==> flow/design.v <==
`default_nettype none
module spm #(parameter size = 32)(
    input wire              clk, 
    input wire              rst,
    input wire              clr,
    input wire              y,
    input wire [size-1:0]   x,
    output wire             p
);
    wire[size-1:1] pp;
    wire[size-1:0] xy;
    genvar i;
    CSADD csa0 (.clk(clk), .rst(rst), .clr(clr), .x(x[0]&y), .y(pp[1]), .sum(p));
    generate 
        for(i=1; i<size-1; i=i+1) begin
            CSADD csa (.clk(clk), .rst(rst), .clr(clr), .x(x[i]&y), .y(pp[i+1]), .sum(pp[i]));
        end 
    endgenerate
    TCMP tcmp (.clk(clk), .rst(rst), .clr(clr), .a(x[size-1]&y), .s(pp[size-1]));
endmodule
module CSADD(
    input wire  clk, 
    input wire  rst,
    input wire  clr,
    input wire  x, 
    input wire  y,
    output reg  sum
);
    reg sc;
    wire hsum1, hco1;
    assign hsum1 = y ^ sc;
    assign hco1 = y & sc;
    wire hsum2, hco2;
    assign hsum2 = x ^ hsum1;
    assign hco2 = x & hsum1;
    always @(posedge clk or posedge rst) begin
        if (rst) begin
            sum <= 1'b0;
            sc <= 1'b0;
        end
        else if (clr) begin
            sum <= 1'b0;
            sc <= 1'b0;
        end
        else begin
            sum <= hsum2;
            sc <= hco1 ^ hco2;
        end
    end
endmodule
module TCMP (
    input wire  clk, 
    input wire  rst,
    input wire  clr,
    input wire  a, 
    output reg  s
);
    reg z;
    always @(posedge clk or posedge rst) begin
        if (rst) begin
            s <= 1'b0;
            z <= 1'b0;
        end
        else if (clr) begin
            s <= 1'b0;
            z <= 1'b0;
        end
        else begin
            z <= a | z;
            s <= a ^ z;
        end
    end
endmodule
`default_nettype none
module mul32 (
    input wire          clk,
    input wire          rst,
    input wire          start,
    input wire  [31:0]  mc,
    input wire  [31:0]  mp,
    output reg  [63:0]  p,
    output wire         done
);
    wire        pw;
    reg [31:0]  Y;
    reg [7:0]   cnt, ncnt;
    reg [1:0]   state, nstate;
    localparam  IDLE=0, RUNNING=1, DONE=2;
    always @(posedge clk or posedge rst)
        if(rst)
            state  <= IDLE;
        else 
            state <= nstate;
    always @*
        case(state)
            IDLE    :   if(start) nstate = RUNNING; else nstate = IDLE;
            RUNNING :   if(cnt == 64) nstate = DONE; else nstate = RUNNING; 
            DONE    :   if(start) nstate = RUNNING; else nstate = DONE;
            default :   nstate = IDLE;
        endcase
    always @(posedge clk)
        cnt <= ncnt;
    always @*
        case(state)
            IDLE    :   ncnt = 0;
            RUNNING :   ncnt = cnt + 1;
            DONE    :   ncnt = 0;
            default :   ncnt = 0;
        endcase
    always @(posedge clk or posedge rst)
        if(rst)
            Y <= 32'b0;
        else if((start == 1'b1)) 
            Y <= mp;
        else if(state==RUNNING) 
            Y <= (Y >> 1);
    always @(posedge clk) 
        if(start)
            p <= 64'b0;
        else if(state==RUNNING)
            p <= {pw, p[63:1]};
    wire y = (state==RUNNING) ? Y[0] : 1'b0;
    spm #(.size(32)) spm32(
        .clk(clk),
        .rst(rst),
        .clr(start),
        .x(mc),
        .y(y),
        .p(pw)
    );
    assign done = (state == DONE);
endmodule
`default_nettype none
module user_proj_mul32 
(
    input wb_clk_i,
    input wb_rst_i,
    input wbs_stb_i,
    input wbs_cyc_i,
    input wbs_we_i,
    input [3:0] wbs_sel_i,
    input [31:0] wbs_dat_i,
    input [31:0] wbs_adr_i,
    output reg wbs_ack_o,
    output reg [31:0] wbs_dat_o,
    output [2:0] irq
);
    reg start;
    wire done;
    wire sys_clk;
    localparam MC_OFF = 8'h00, MP_OFF = 8'h04, P0_OFF = 8'h08, P1_OFF = 8'h0C;
    reg  [31:0]         MP, MC;
    wire [63:0]         P;
    wire                valid           = wbs_stb_i & wbs_cyc_i;
    wire                we              = wbs_we_i && valid;
    wire                re              = ~wbs_we_i && valid;
    wire [3:0]          byte_wr_en      = wbs_sel_i & {4{we}}; 
    wire                we_mp_reg       = we & (wbs_adr_i[7:0] == MP_OFF);
    wire                we_mc_reg       = we & (wbs_adr_i[7:0] == MC_OFF);
    wire                re_mp_reg       = re & (wbs_adr_i[7:0] == MP_OFF);
    wire                re_mc_reg       = re & (wbs_adr_i[7:0] == MC_OFF);
    wire                re_p0_reg       = re & (wbs_adr_i[7:0] == P0_OFF);
    wire                re_p1_reg       = re & (wbs_adr_i[7:0] == P1_OFF);
    assign sys_clk = wb_clk_i;
    always @(posedge sys_clk or posedge wb_rst_i) begin  
        if(wb_rst_i)
            MC <= 32'h0;
        else if(we_mc_reg)  
            MC <= wbs_dat_i;
    end
    always @(posedge sys_clk or posedge wb_rst_i) begin  
        if(wb_rst_i)
            MP <= 32'h0;
        else if(we_mp_reg) 
            MP <= wbs_dat_i;
    end 
    always @(posedge sys_clk or posedge wb_rst_i) begin  
        if(wb_rst_i)
            wbs_ack_o <= 0;
        else
        begin
            if ((we_mc_reg || we_mp_reg || (re_p0_reg && done) || (re_p1_reg && done)))
            begin
                wbs_ack_o <=1;
            end
            else 
                wbs_ack_o <=0; 
        end
    end
    always@(posedge sys_clk or posedge wb_rst_i) begin
        if(wb_rst_i)
            wbs_dat_o <= 32'hDEADBEEF;
        else
        begin
            if (re_p0_reg)
                wbs_dat_o <= P[31:0];
            else if (re_p1_reg)
                 wbs_dat_o <= P[63:32];
            else if (re_mp_reg)
                 wbs_dat_o <= MP;
            else if (re_mc_reg)
                 wbs_dat_o <= MC;
            else
               wbs_dat_o <= 32'hDEADBEEF; 
        end
    end
    always @(posedge sys_clk) 
        start <= (we_mp_reg && wbs_ack_o) ? 1'b1 : 1'b0;
    assign irq = 3'b000;	 
    mul32 mul (
        .clk(wb_clk_i),
        .rst(wb_rst_i),
        .start(start),
        .mc(MC),
        .mp(MP),
        .p(P),
        .done(done)
    );
endmodule
Step by step through the tools: user_proj_mul32 --
What the tools print for user_proj_mul32, step after step. Lines are those of the file above, counted from 1. Operators: Yosys type, input widths -> output width; for muxes data width and select width s. Library cell names are shortened. Not given: -
Set-up: design top user_proj_mul32, clock wb_clk_i, cell library sky130hd, timing corner tt_025C_1v80

After elaboration --
Counts by Yosys on the flattened word-level netlist (proc, flatten, opt, wreduce; memories kept). Register bits leave out memories and registers merged into their read ports (data or address). Print and check cells are left out. Cells with the same type and inputs are merged into one.
Storage and ports: register bits 268, input bits 73, output and inout bits 36, word-level cells 365
Operators by class: add/sub/neg operators 1, equality and inequality tests 6, mux-type cells 77, bitwise logic cells 197, reductions and logical operators 11
Operators with widths (count):
- $mux 32 | 6
- $and 1x1->1 | 101
- $xor 1x1->1 | 94
- $mux 1 | 68
- $eq 8x4->1 const B | 2
- $add 8x1->8 const B | 1
- $eq 8x3->1 const B | 1
- $eq 8x7->1 const B | 1
- $logic_not 8->1 | 1
- $pmux 2 s3 | 1
- $logic_and 1x1->1 | 5
- $mux 2 | 2
- $logic_or 1x1->1 | 3
- $eq 2x1->1 const B | 1
- $eq 2x2->1 const B | 1
- $logic_not 2->1 | 1
- $reduce_bool 2->1 | 1
- $or 1x1->1 | 1
- $not 1->1 | 1

Longest topological paths --
Depth = most cells in a row (Yosys ltp): at word level without a register or memory, in the mapped netlist without a sequential cell, where the memories' decode and read muxes count.
Depth: depth after elaboration 7, ABC_AREA 0, depth in mapped cells 6, mapped depth without buffers 5

After synthesis --
Source: synth_stat.txt of the flow (Yosys; design flattened, memories mapped). It holds for the ABC_AREA given above (unset counts as 0); a run with the other value may have another netlist.
Mapped netlist: cell count 858, cell area after synthesis 11434.7 µm², area of sequential cells 6397.4 µm², flip-flops 269, buffer cells 60
Cell types:
- dfrtp_1 | count 171, total area 4.28E+03 µm²
- dfxtp_1 | count 73, total area 1.46E+03 µm²
- mux2i_1 | count 95, total area 950.912 µm²
- mux4_2 | count 32, total area 720.691 µm²
- dfstp_2 | count 25, total area 656.88 µm²
- fa_1 | count 31, total area 620.595 µm²
- mux2_4 | count 29, total area 435.418 µm²
- nor2b_1 | count 64, total area 400.384 µm²
- mux2_2 | count 31, total area 349.085 µm²
- nor2_1 | count 71, total area 266.506 µm²
- and3_1 | count 31, total area 193.936 µm²
- o21ai_0 | count 36, total area 180.173 µm²
- nand2b_1 | count 25, total area 156.4 µm²
- clkbuf_1 | count 37, total area 138.883 µm²
- nand2_1 | count 33, total area 123.869 µm²
- and2_1 | count 9, total area 56.304 µm²
- mux2_1 | count 4, total area 45.043 µm²
- buf_1 | count 10, total area 37.536 µm²
Not listed: further types 22, cells in them 51. The figures by module come from a second, unflattened synthesis with its own total; it is not the netlist above.
Unflattened totals: cell total of the unflattened synthesis 884, area total of the unflattened synthesis 11617.4 µm²
Rows give one instance, submodules left out.
Modules:
- user_proj_mul32 | times used 1, cells 261, area 4444.3 µm², seq. area 2477.4 µm²
- mul32 | times used 1, cells 394, area 4157.7 µm², seq. area 2318.5 µm²
- CSADD | times used 31, cells 6, area 86.3 µm², seq. area 50.0 µm²
- spm #(size=32) | times used 1, cells 35, area 255.2 µm², seq. area 0.0 µm²
- TCMP | times used 1, cells 8, area 83.8 µm², seq. area 50.0 µm²

Timing after synthesis --
Path of least setup slack by OpenSTA after synthesis, without wires, with an ideal clock, recovery checks aside; 20% of the period is set as input and as output delay. Where synthesis merged equal registers, the netlist keeps one of their names.
Timing path post-synthesis: path type input port to flip-flop, start point input wbs_adr_i[5], end point register MP[10], period 10000 ps, external input delay 2000 ps, library setup time 125 ps, time at the first pin 2000 ps, data arrival time 3647 ps, data required time 9875 ps, path slack 6228 ps, path delay 1772 ps, stages 5, buffers on the path 2, synthesis period reached 3772 ps
"path delay" is the arrival time less input delay plus setup time. "stages" counts driving pins, that of a launching flip-flop among them; a cell with two outputs on the path counts twice. "synthesis period reached" is the clock period less the worst setup slack; recovery checks do not enter. This is arithmetic on one report: input and output delays are still those of the set period (20% each). The rows between start and end are the longest chain of elaborated cells between them; the timing report does not say that the signal goes this way. Where chains are equally long, one stands for them. Each line given opens the expression or statement behind the cell; cells for indexed reads and writes are added by Yosys, which also makes memories of some case tables.
Between the ends, post-synthesis: cells stage by stage or4b_4 > or4_1 > buf_2 > buf_6 > mux2_4, cells in the longest elaborated chain 2, elaborated cells on any way between the ends 2, those cells by class eq/ne (1); logic (1)
RTL lines, path post-synthesis:
- from (decl) | line 143 | input [31:0] wbs_adr_i,
- $eq 8x3->1 | line 158 | wire                we_mp_reg       = we & (wbs_adr_i[7:0] == MP_OFF);
- $and 1x1->1 | line 158
- to (assign) | line 173 | MP <= 32'h0;
- to (assign) | line 175 | MP <= wbs_dat_i;
- to (decl) | line 152 | reg  [31:0]         MP, MC;

Path in the finished layout --
Path of least setup slack in the final report of record 1 (OpenROAD, finished layout, wires in). Where an end is a register, its clock arrival counts in the times. The path's times are printed in steps of 10 ps; the period is the one set.
Timing path post-layout: path type input port to flip-flop, start point input wbs_adr_i[5], end point register MC[7], period 2980 ps, external input delay 600 ps, library setup time 110 ps, time at the first pin 600 ps, data arrival time 3220 ps, data required time 3410 ps, path slack 190 ps, stages 5, buffers on the path 2
The rows between start and end are the longest chain of elaborated cells between them; the timing report does not say that the signal goes this way. Where chains are equally long, one stands for them.
Between the ends, post-layout: cells stage by stage clkdlybuf4s50_1 > or4b_4 > nor4_2 > buf_2 > mux2_2, cells in the longest elaborated chain 2, elaborated cells on any way between the ends 2, those cells by class logic (1); reduce/logical (1)
RTL lines, path post-layout:
- from (decl) | line 143 | input [31:0] wbs_adr_i,
- $logic_not 8->1 | line 159 | wire                we_mc_reg       = we & (wbs_adr_i[7:0] == MC_OFF);
- $and 1x1->1 | line 159
- to (assign) | line 167 | MC <= 32'h0;
- to (assign) | line 169 | MC <= wbs_dat_i;
- to (decl) | line 152 | reg  [31:0]         MP, MC;

Ticket comment

Settings and measured results of 2 stored flow runs for module user_proj_mul32 (sky130hd), not sorted in any way. The constraints put input and output delay at 20% of the set period each and load the outputs with 0.01 pF.
"achieved clock period": clock period set for the run, less the worst setup slack. It is reckoned from that one timing run; input and output delays stay at 20% of the period that was set.
"worst path time" means the part of the period allowed to the worst setup path (the constraints hold back 20% at inputs and 20% at outputs) less its slack; where the path has registers, the arrival times of their clocks count too.
"power" is the tool's figure for a default switching activity; nothing was simulated.
"worst path time" is known to 10 ps.

[record 1] flow files
==> flow/run.sh <==
#!/bin/bash
# the make line also repeats the synthesis and layout settings of config.mk as NAME=value (left out here)
make -C /OpenROAD-flow-scripts/flow DESIGN_CONFIG=/design/flow/config.mk WORK_HOME=/design/flow/orfs CLKGATE_MAP_FILE= finish
==> flow/config.mk <==
export PLATFORM = sky130hd
export DESIGN_NAME = user_proj_mul32
export DESIGN_NICKNAME = user_proj_mul32
export VERILOG_FILES = /design/flow/design.v
export SDC_FILE = /design/flow/constraint.sdc
export NUM_CORES = 4
export LEC_CHECK = 0
export CAP_MARGIN = 40
export CELL_PAD_IN_SITES_DETAIL_PLACEMENT = 2
export CORE_MARGIN = 9
export CORE_UTILIZATION = 22
export CTS_CLUSTER_DIAMETER = 358
export GPL_TIMING_DRIVEN = 0
export MIN_ROUTING_LAYER = met1
export PLACE_DENSITY = 0.59
export SLEW_MARGIN = 35
==> flow/constraint.sdc <==
create_clock -name core_clock -period 2.98 [get_ports {wb_clk_i}]
set_input_delay 0.5960 -clock core_clock [delete_from_list [all_inputs] [get_ports {wb_clk_i}]]
set_output_delay 0.5960 -clock core_clock [all_outputs]
set_load 0.01 [all_outputs]

[record 1] result: achieved clock period 2,786 ps; standard-cell area of the final layout 14,269.9 µm²; total die area 60,506.2 µm²; power 0.007611 W; setup slack of the critical path 194 ps; netlist area reported by Yosys 11,434.7 µm²; worst path time 2,190 ps; type of the worst setup path input port to flip-flop

[record 2] flow files
==> flow/run.sh <==
#!/bin/bash
# the make line also repeats the synthesis and layout settings of config.mk as NAME=value (left out here)
make -C /OpenROAD-flow-scripts/flow DESIGN_CONFIG=/design/flow/config.mk WORK_HOME=/design/flow/orfs CLKGATE_MAP_FILE= finish
==> flow/config.mk <==
export PLATFORM = sky130hd
export DESIGN_NAME = user_proj_mul32
export DESIGN_NICKNAME = user_proj_mul32
export VERILOG_FILES = /design/flow/design.v
export SDC_FILE = /design/flow/constraint.sdc
export NUM_CORES = 4
export LEC_CHECK = 0
export ABC_AREA = 1
export CAP_MARGIN = 35
export CELL_PAD_IN_SITES_DETAIL_PLACEMENT = 2
export CELL_PAD_IN_SITES_GLOBAL_PLACEMENT = 1
export CORE_MARGIN = 2
export CORE_UTILIZATION = 26
export CTS_CLUSTER_DIAMETER = 35
export GPL_ROUTABILITY_DRIVEN = 0
export GPL_TIMING_DRIVEN = 0
export MIN_ROUTING_LAYER = met2
export PLACE_DENSITY = 0.45
export SLEW_MARGIN = 5
export TNS_END_PERCENT = 35
==> flow/constraint.sdc <==
create_clock -name core_clock -period 5.66 [get_ports {wb_clk_i}]
set_input_delay 1.1320 -clock core_clock [delete_from_list [all_inputs] [get_ports {wb_clk_i}]]
set_output_delay 1.1320 -clock core_clock [all_outputs]
set_load 0.01 [all_outputs]

[record 2] result: achieved clock period 2,932 ps; standard-cell area of the final layout 15,434.8 µm²; total die area 46,874.4 µm²; power 0.005579 W; setup slack of the critical path 2,728 ps; netlist area reported by Yosys 11,741.3 µm²; worst path time 1,800 ps; type of the worst setup path input port to flip-flop
